==> flow/design.v <==
module cordic(
    input signed [29:0] i_angle,
    input i_clk,
    input i_rst,
    input i_start,
    output signed [29:0] o_sin,
    output signed [29:0] o_cos,
    output o_done
);
localparam WD_EXT = 28;
localparam WD_INT = 62;
localparam START_VAL = 64'h26dd3b6a10d79a00;
localparam max_i = 8'd62;
reg signed [WD_INT+1:0] x;
reg signed [WD_INT+1:0] y; 
reg signed [WD_INT+1:0] z; 
reg signed [WD_INT+1:0] angle;
reg done;
assign o_done = done;
assign o_sin = y[(WD_INT+1):(WD_INT-WD_EXT)];
assign o_cos = x[(WD_INT+1):(WD_INT-WD_EXT)];
reg [7:0] i;
reg [7:0] state;
localparam 
    s_rst = 8'b0,
    s_work = 8'b1;
wire [WD_INT+1:0] atan [WD_INT:0];
assign atan[0] = 	63'h3243f6a8885a3000;
assign atan[1] = 	63'h1dac670561bb4f00;
assign atan[2] = 	63'hfadbafc96406e80;
assign atan[3] = 	63'h7f56ea6ab0bdb80;
assign atan[4] = 	63'h3feab76e59fbd40;
assign atan[5] = 	63'h1ffd55bba976250;
assign atan[6] = 	63'hfffaaadddb94d8;
assign atan[7] = 	63'h7fff5556eeea5c;
assign atan[8] = 	63'h3fffeaaab7776e;
assign atan[9] = 	63'h1ffffd5555bbbc;
assign atan[10] = 	63'hfffffaaaaadde;
assign atan[11] = 	63'h7fffff555556e;
assign atan[12] = 	63'h3fffffeaaaaaa;
assign atan[13] = 	63'h1ffffffd55554;
assign atan[14] = 	63'hfffffffaaaaa;
assign atan[15] = 	63'h7fffffff5554;
assign atan[16] = 	63'h3fffffffeaaa;
assign atan[17] = 	63'h1ffffffffd54;
assign atan[18] = 	63'hfffffffffaa;
assign atan[19] = 	63'h7fffffffff4;
assign atan[20] = 	63'h3fffffffffe;
assign atan[21] = 	63'h1fffffffffe;
assign atan[22] = 	63'hfffffffffe;
assign atan[23] = 	63'h7ffffffffe;
assign atan[24] = 	63'h3ffffffffe;
assign atan[25] = 	63'h1ffffffffe;
assign atan[26] = 	63'hffffffffe;
assign atan[27] = 	63'h800000000;
assign atan[28] = 	63'h400000000;
assign atan[29] = 	63'h200000000;
assign atan[30] = 	63'h100000000;
assign atan[31] = 	63'h80000000;
assign atan[32] = 	63'h40000000;
assign atan[33] = 	63'h20000000;
assign atan[34] = 	63'h10000000;
assign atan[35] = 	63'h8000000;
assign atan[36] = 	63'h4000000;
assign atan[37] = 	63'h2000000;
assign atan[38] = 	63'h1000000;
assign atan[39] = 	63'h800000;
assign atan[40] = 	63'h400000;
assign atan[41] = 	63'h200000;
assign atan[42] = 	63'h100000;
assign atan[43] = 	63'h80000;
assign atan[44] = 	63'h40000;
assign atan[45] = 	63'h20000;
assign atan[46] = 	63'h10000;
assign atan[47] = 	63'h8000;
assign atan[48] = 	63'h4000;
assign atan[49] = 	63'h2000;
assign atan[50] = 	63'h1000;
assign atan[51] = 	63'h800;
assign atan[52] = 	63'h400;
assign atan[53] = 	63'h200;
assign atan[54] = 	63'h100;
assign atan[55] = 	63'h80;
assign atan[56] = 	63'h40;
assign atan[57] = 	63'h20;
assign atan[58] = 	63'h10;
assign atan[59] = 	63'h8;
assign atan[60] = 	63'h4;
assign atan[61] = 	63'h2;
assign atan[62] = 	63'h1;
always @(posedge i_clk) begin
    if(i_rst) begin
        x <= 0;
        y <= 0;
        done <= 0;
        i <= 0;
        state <= s_rst;
    end
    else begin
        case (state)
            s_rst: begin
                if(i_start) begin
                    angle <= i_angle <<< (WD_INT-WD_EXT);
                    state <= s_work;
                    i <= 0;
                    x <= START_VAL;
                    y <= 0;
                    z <= 0;
                    done <= 0;
                end
            end
            s_work: begin
                if (z<=angle) begin
                    z <= z + atan[i];
                    x <= x - (y>>>i);
                    y <= y + (x>>>i);
                end
                else begin
                    z <= z - atan[i];
                    x <= x + (y>>>i);
                    y <= y - (x>>>i);
                end
                i <= i+1;
                if(i == max_i) begin
                    done <= 1'b1;
                    state <= s_rst;
                end
            end
        endcase
    end
end
endmodule
# From RTL to reports: cordic
# The steps from the RTL of cordic to its reports follow in flow order.
# Line numbers count from 1 in the design file above.
# Operators carry their Yosys type and port widths (W data, S select, Z words).
# Cell names lack the library's common part.
setup:
  top_module: "cordic"
  clock: "i_clk"
  library: "sky130hd"
  corner: "tt_025C_1v80"

# Word-level counts
# Source: Yosys, flattened and elaborated, memories not mapped. Widths are those after wreduce. Registers that Yosys merges into a memory's read port (data or address) are not register bits. Print and check cells do not count. Equal cells are merged and count once.
bits:
  out_inout_bits: 61
  word_cells: 114
  in_bits: 33
  regBits: 239
classes:
  add_sub_neg: 7
  mux: 23
  n_eq: 66
  cmp: 1
  bitwise: 1
  n_shift: 2
  n_reduce_logical: 7
ops:
  columns: ["op", "count"]
  rows:
  - ["$pmux W64 S63", 1]
  - ["$mux W64", 11]
  - ["$pmux W64 S2", 3]
  - ["$add A64 B64 Y64", 3]
  - ["$sub A64 B64 Y64", 3]
  - ["$eq A6 B6 Y1 const B", 31]
  - ["$sshr A64 B8 Y64", 2]
  - ["$eq A6 B5 Y1 const B", 16]
  - ["$le A64 B64 Y1", 1]
  - ["$eq A6 B4 Y1 const B", 8]
  - ["$pmux W8 S2", 2]
  - ["$eq A6 B3 Y1 const B", 4]
  - ["$mux W8", 3]
  - ["$eq A6 B2 Y1 const B", 2]
  - ["$reduce_and A3 Y1", 3]
  - ["$add A8 B1 Y8 const B", 1]
  - ["$eq A8 B1 Y1 const B", 1]
  - ["$eq A8 B6 Y1 const B", 1]
  - ["$logic_not A8 Y1", 1]
  - ["$eq A6 B1 Y1 const B", 1]
  - ["$logic_not A6 Y1", 1]
  - ["$ne A2 B2 Y1 const B", 2]
  - ["$reduce_and A2 Y1", 1]
  - ["$reduce_bool A2 Y1", 1]
  - ["$pmux W1 S2", 1]
  - ["$mux W1", 2]
  - ["$not A1 Y1", 1]

# Depth
# Depth = most cells in a row (Yosys ltp): at word level without a register or memory, in the mapped netlist without a sequential cell, where the memories' decode and read muxes count.
depth:
  word_depth: 8
  ABC_AREA: 1
  ltp_mapped: 44
  ltp_nobuf: 42

# Netlist
# Yosys stat after the flow's synthesis: flattened, memories mapped to cells. It holds for the ABC_AREA given above (unset counts as 0); a run with the other value may have another netlist.
# The area totals of this step are shown rounded.
synth_totals:
  flip_flops: 233
  stdcells: 6828
  seq_area_um2: 5610
  buffers: 348
  mapped_area_um2: 38100
by_type:
  columns: ["cell", "count", "type_area_um2"]
  rows:
  - ["nand2_1", 1886, 7079.29]
  - ["nand3_1", 1020, 5.1E+03]
  - ["a21oi_1", 597, 2.99E+03]
  - ["ha_1", 232, 2.9E+03]
  - ["inv_1", 771, 2.89E+03]
  - ["edfxtp_1", 94, 2.82E+03]
  - ["dfxtp_1", 139, 2.78E+03]
  - ["nor2_1", 606, 2.27E+03]
  - ["o21ai_0", 348, 1741.67]
  - ["xor2_1", 91, 797.014]
  - ["xnor2_1", 80, 700.672]
  - ["o211ai_1", 84, 630.605]
  - ["buf_4", 78, 585.562]
  - ["clkbuf_1", 146, 548.026]
  - ["a31oi_1", 82, 512.992]
  - ["nor3_1", 81, 405.389]
  - ["nand4_1", 52, 325.312]
  - ["buf_2", 54, 270.259]
# Not listed: further types 56, cells in them 387.

# Worst setup path after synthesis
# Source: OpenSTA report_checks on the synthesized netlist (no wires, ideal clock, input and output delay 20% of the period each), path of least setup slack; recovery checks are left aside. Register names are those of the netlist, which keeps one name where synthesis merged equal registers.
synth_timing:
  path_type: "input -> register"
  startpoint: "input port i_start"
  endpoint: "register z[0]"
  required_ps: 10513
  setup_ps: 487
  in_delay_ps: 2200
  delay_ps: 3914
  t_arrival_ps: 5627
  stages: 6
  launch_ps: 2200
  tclk_ps: 11000
  path_slack_ps: 4887
  n_path_buf: 2
  synth_period_reached_ps: 6113
# "delay_ps" is the arrival time less input delay plus setup time.
# "stages": output pins that drive a net of the path, with the launching flip-flop's if there is one; two outputs of one cell count as two.
# "synth_period_reached_ps" = period - worst setup slack (recovery checks aside). The figure is calculated, with input and output delays left at 20% of the set period.
# The rows between start and end are the longest chain of elaborated cells between them; the timing report does not say that the signal goes this way. Where chains are equally long, one stands for them.
# A line is the first line of the expression or statement that the cell stems from. Yosys adds cells for indexed reads and writes and turns some case tables into memories.
# A register here has more assigning lines than the two given.
# Only ways into the end's enable, where the timed path ends, are counted here.
synth_between:
  cell_sequence: "nand2_1 -> o21ai_1 -> inv_1 -> clkbuf_1 -> clkbuf_1 -> nor2_1"
  elab_chain_cells: 2
  cone_cells: 2
  cone_lines: 0
  classes_between: "eq/ne (1); reduce/logical (1)"
synth_lines:
  columns: ["item", "line_no", "text"]
  rows:
  - ["start, declared", 5, "input i_start,"]
  - ["$ne A2 B2 Y1", null, null]
  - ["$reduce_and A3 Y1", null, null]
  - ["end, assigned", 114, "z <= z + atan[i];"]
  - ["end, assigned", 119, "z <= z - atan[i];"]
  - ["end, declared", 16, "reg signed [WD_INT+1:0] z;"]

# Worst path after layout
# From the final timing report of record 2: the path of least setup slack in the routed layout; clock arrival at registers is part of the times.
# The path's times are printed in steps of 10 ps; the period is the one set.
layout_timing:
  path_type: "register -> register"
  startpoint: "register i[2]"
  endpoint: "register z[47]"
  tclk_ps: 12800
  path_slack_ps: 3660
  t_arrival_ps: 9520
  required_ps: 13190
  n_path_buf: 0
  launch_ps: 630
  stages: 33
  setup_ps: 240
# The rows between start and end are the longest chain of elaborated cells between them; the timing report does not say that the signal goes this way. Where chains are equally long, one stands for them.
# A register here has more assigning lines than the two given.
layout_between:
  cell_sequence: "dfxtp_4 -> clkinv_2 -> nor2_2 -> nand2_2 -> inv_1 -> nand2_1 -> nand2_1 -> nor2_2 -> nand2_2 -> inv_2 -> nand4_2 -> inv_2 -> nor2_1 -> nand3_1 -> nor2_1 -> nand2_1 -> nor2_1 -> nor2_1 -> a21oi_1 -> xor2_1 -> inv_1 -> ha_1 -> nand2_1 -> nor2_1 -> inv_1 -> o21ai_0 -> a21oi_1 -> o21ai_0 -> nand2_1 -> o21ai_0 -> nand2_1 -> nand2_1 -> nor2_1"
  elab_chain_cells: 8
  cone_cells: 74
  classes_between: "add/sub (2); eq/ne (62); mux (9); reduce/logical (1)"
layout_lines:
  columns: ["item", "line_no", "text"]
  rows:
  - ["start, declared", 22, "reg [7:0] i;"]
  - ["start, assigned", 96, "i <= 0;"]
  - ["start, assigned", 123, "i <= i+1;"]
  - ["$eq A6 B6 Y1", 119, "z <= z - atan[i];"]
  - ["$pmux W64 S63", 119, null]
  - ["$mux W64", 113, "if (z<=angle) begin"]
  - ["$mux W64", 100, "case (state)"]
  - ["$mux W64", 92, "if(i_rst) begin"]
  - ["$sub A64 B64 Y64", 119, null]
  - ["$mux W64", 113, null]
  - ["$pmux W64 S2", 100, null]
  - ["end, assigned", 114, "z <= z + atan[i];"]
  - ["end, assigned", 119, null]
  - ["end, declared", 16, "reg signed [WD_INT+1:0] z;"]

# Below are 5 stored runs of the flow (Yosys, OpenROAD; platform sky130hd) on cordic, each with its settings and what was measured, unordered. Constraints: input delay and output delay 20% of the set period each, output load 0.01 pF.
# "clock_period_reached_ps" is the run's clock period less its worst setup slack. It is reckoned from that one timing run; input and output delays stay at 20% of the period that was set.
# "critical_path_time_ps" = time allowed to the worst setup path (clock period - input delay - output delay, where it has them) - its slack; a late launch clock adds to it, a late capture clock takes from it.
# "power_uw" is the tool's figure for a default switching activity; nothing was simulated.
# "critical_path_time_ps" is given in steps of 10 ps.
# Results are given in rounded form.
runs:
  - name: "record 1"
    settings:
      CORE_ASPECT_RATIO: 0.78
      CORE_MARGIN: 7
      CORE_UTILIZATION: 58
      CTS_CLUSTER_DIAMETER: 358
      CTS_CLUSTER_SIZE: 88
      MIN_ROUTING_LAYER: "met2"
      SETUP_SLACK_MARGIN: 1.5
      SLEW_MARGIN: 25
      TNS_END_PERCENT: 70
      period_ns: 11.0
      CAP_MARGIN: 20
    outcome: "unfinished; error GRT-0116 in routing"
  - name: "record 2"
    settings:
      ABC_AREA: 1
      CAP_MARGIN: 30
      CELL_PAD_IN_SITES_DETAIL_PLACEMENT: 2
      CORE_UTILIZATION: 21
      CTS_CLUSTER_SIZE: 38
      GPL_ROUTABILITY_DRIVEN: 0
      GPL_TIMING_DRIVEN: 1
      HOLD_SLACK_MARGIN: 0.23
      PLACE_DENSITY_LB_ADDON: 0.14
      TNS_END_PERCENT: 50
      period_ns: 12.8
      CORE_MARGIN: 2
      SLEW_MARGIN: 20
    results:
      clock_period_reached_ps: 9137
      final_hold_ws_ps: 500
      critical_path_time_ps: 9140
      worst_setup_path_type: "register -> register"
      die_footprint_um2: 185000
      synth_chip_area_um2: 38100
      tns_ps: 0
      cell_area_final_um2: 42000
      finish.utilization_frac: 0.233
      power_uw: 6920
      setup_ws_ps: 3660
  - name: "record 3"
    settings:
      CELL_PAD_IN_SITES_DETAIL_PLACEMENT: 1
      CORE_ASPECT_RATIO: 1.98
      CORE_MARGIN: 7
      CORE_UTILIZATION: 17
      CTS_CLUSTER_SIZE: 100
      GPL_ROUTABILITY_DRIVEN: 0
      MAX_ROUTING_LAYER: "met4"
      PLACE_DENSITY_LB_ADDON: 0.24
      SLEW_MARGIN: 20
      TNS_END_PERCENT: 50
      period_ns: 14.1
      CAP_MARGIN: 20
    results:
      clock_period_reached_ps: 11121
      final_hold_ws_ps: 538
      critical_path_time_ps: 11120
      worst_setup_path_type: "register -> register"
      die_footprint_um2: 217000
      synth_chip_area_um2: 34600
      tns_ps: 0
      cell_area_final_um2: 39200
      finish.utilization_frac: 0.194
      power_uw: 5740
      setup_ws_ps: 2980
  - name: "record 4"
    settings:
      ABC_AREA: 1
      CELL_PAD_IN_SITES_GLOBAL_PLACEMENT: 0
      CORE_UTILIZATION: 52
      CTS_CLUSTER_DIAMETER: 64
      PLACE_DENSITY: 0.4
      SETUP_SLACK_MARGIN: -0.45
      SLEW_MARGIN: 30
      period_ns: 15.4
      CAP_MARGIN: 20
      CORE_MARGIN: 2
    results:
      clock_period_reached_ps: 8526
      final_hold_ws_ps: 486
      critical_path_time_ps: 8530
      worst_setup_path_type: "register -> register"
      die_footprint_um2: 75400
      synth_chip_area_um2: 38100
      tns_ps: 0
      cell_area_final_um2: 40200
      finish.utilization_frac: 0.553
      power_uw: 5520
      setup_ws_ps: 6870
  - name: "record 5"
    settings:
      CELL_PAD_IN_SITES_DETAIL_PLACEMENT: 2
      CELL_PAD_IN_SITES_GLOBAL_PLACEMENT: 3
      CORE_ASPECT_RATIO: 1.98
      CORE_MARGIN: 7
      CORE_UTILIZATION: 62
      CTS_CLUSTER_DIAMETER: 71
      CTS_CLUSTER_SIZE: 34
      GPL_ROUTABILITY_DRIVEN: 1
      GPL_TIMING_DRIVEN: 0
      HOLD_SLACK_MARGIN: 0.22
      MAX_ROUTING_LAYER: "met4"
      MIN_ROUTING_LAYER: "met2"
      SLEW_MARGIN: 20
      TNS_END_PERCENT: 50
      period_ns: 8.16
      CAP_MARGIN: 20
    outcome: "unfinished; error GPL-0301 in placement"
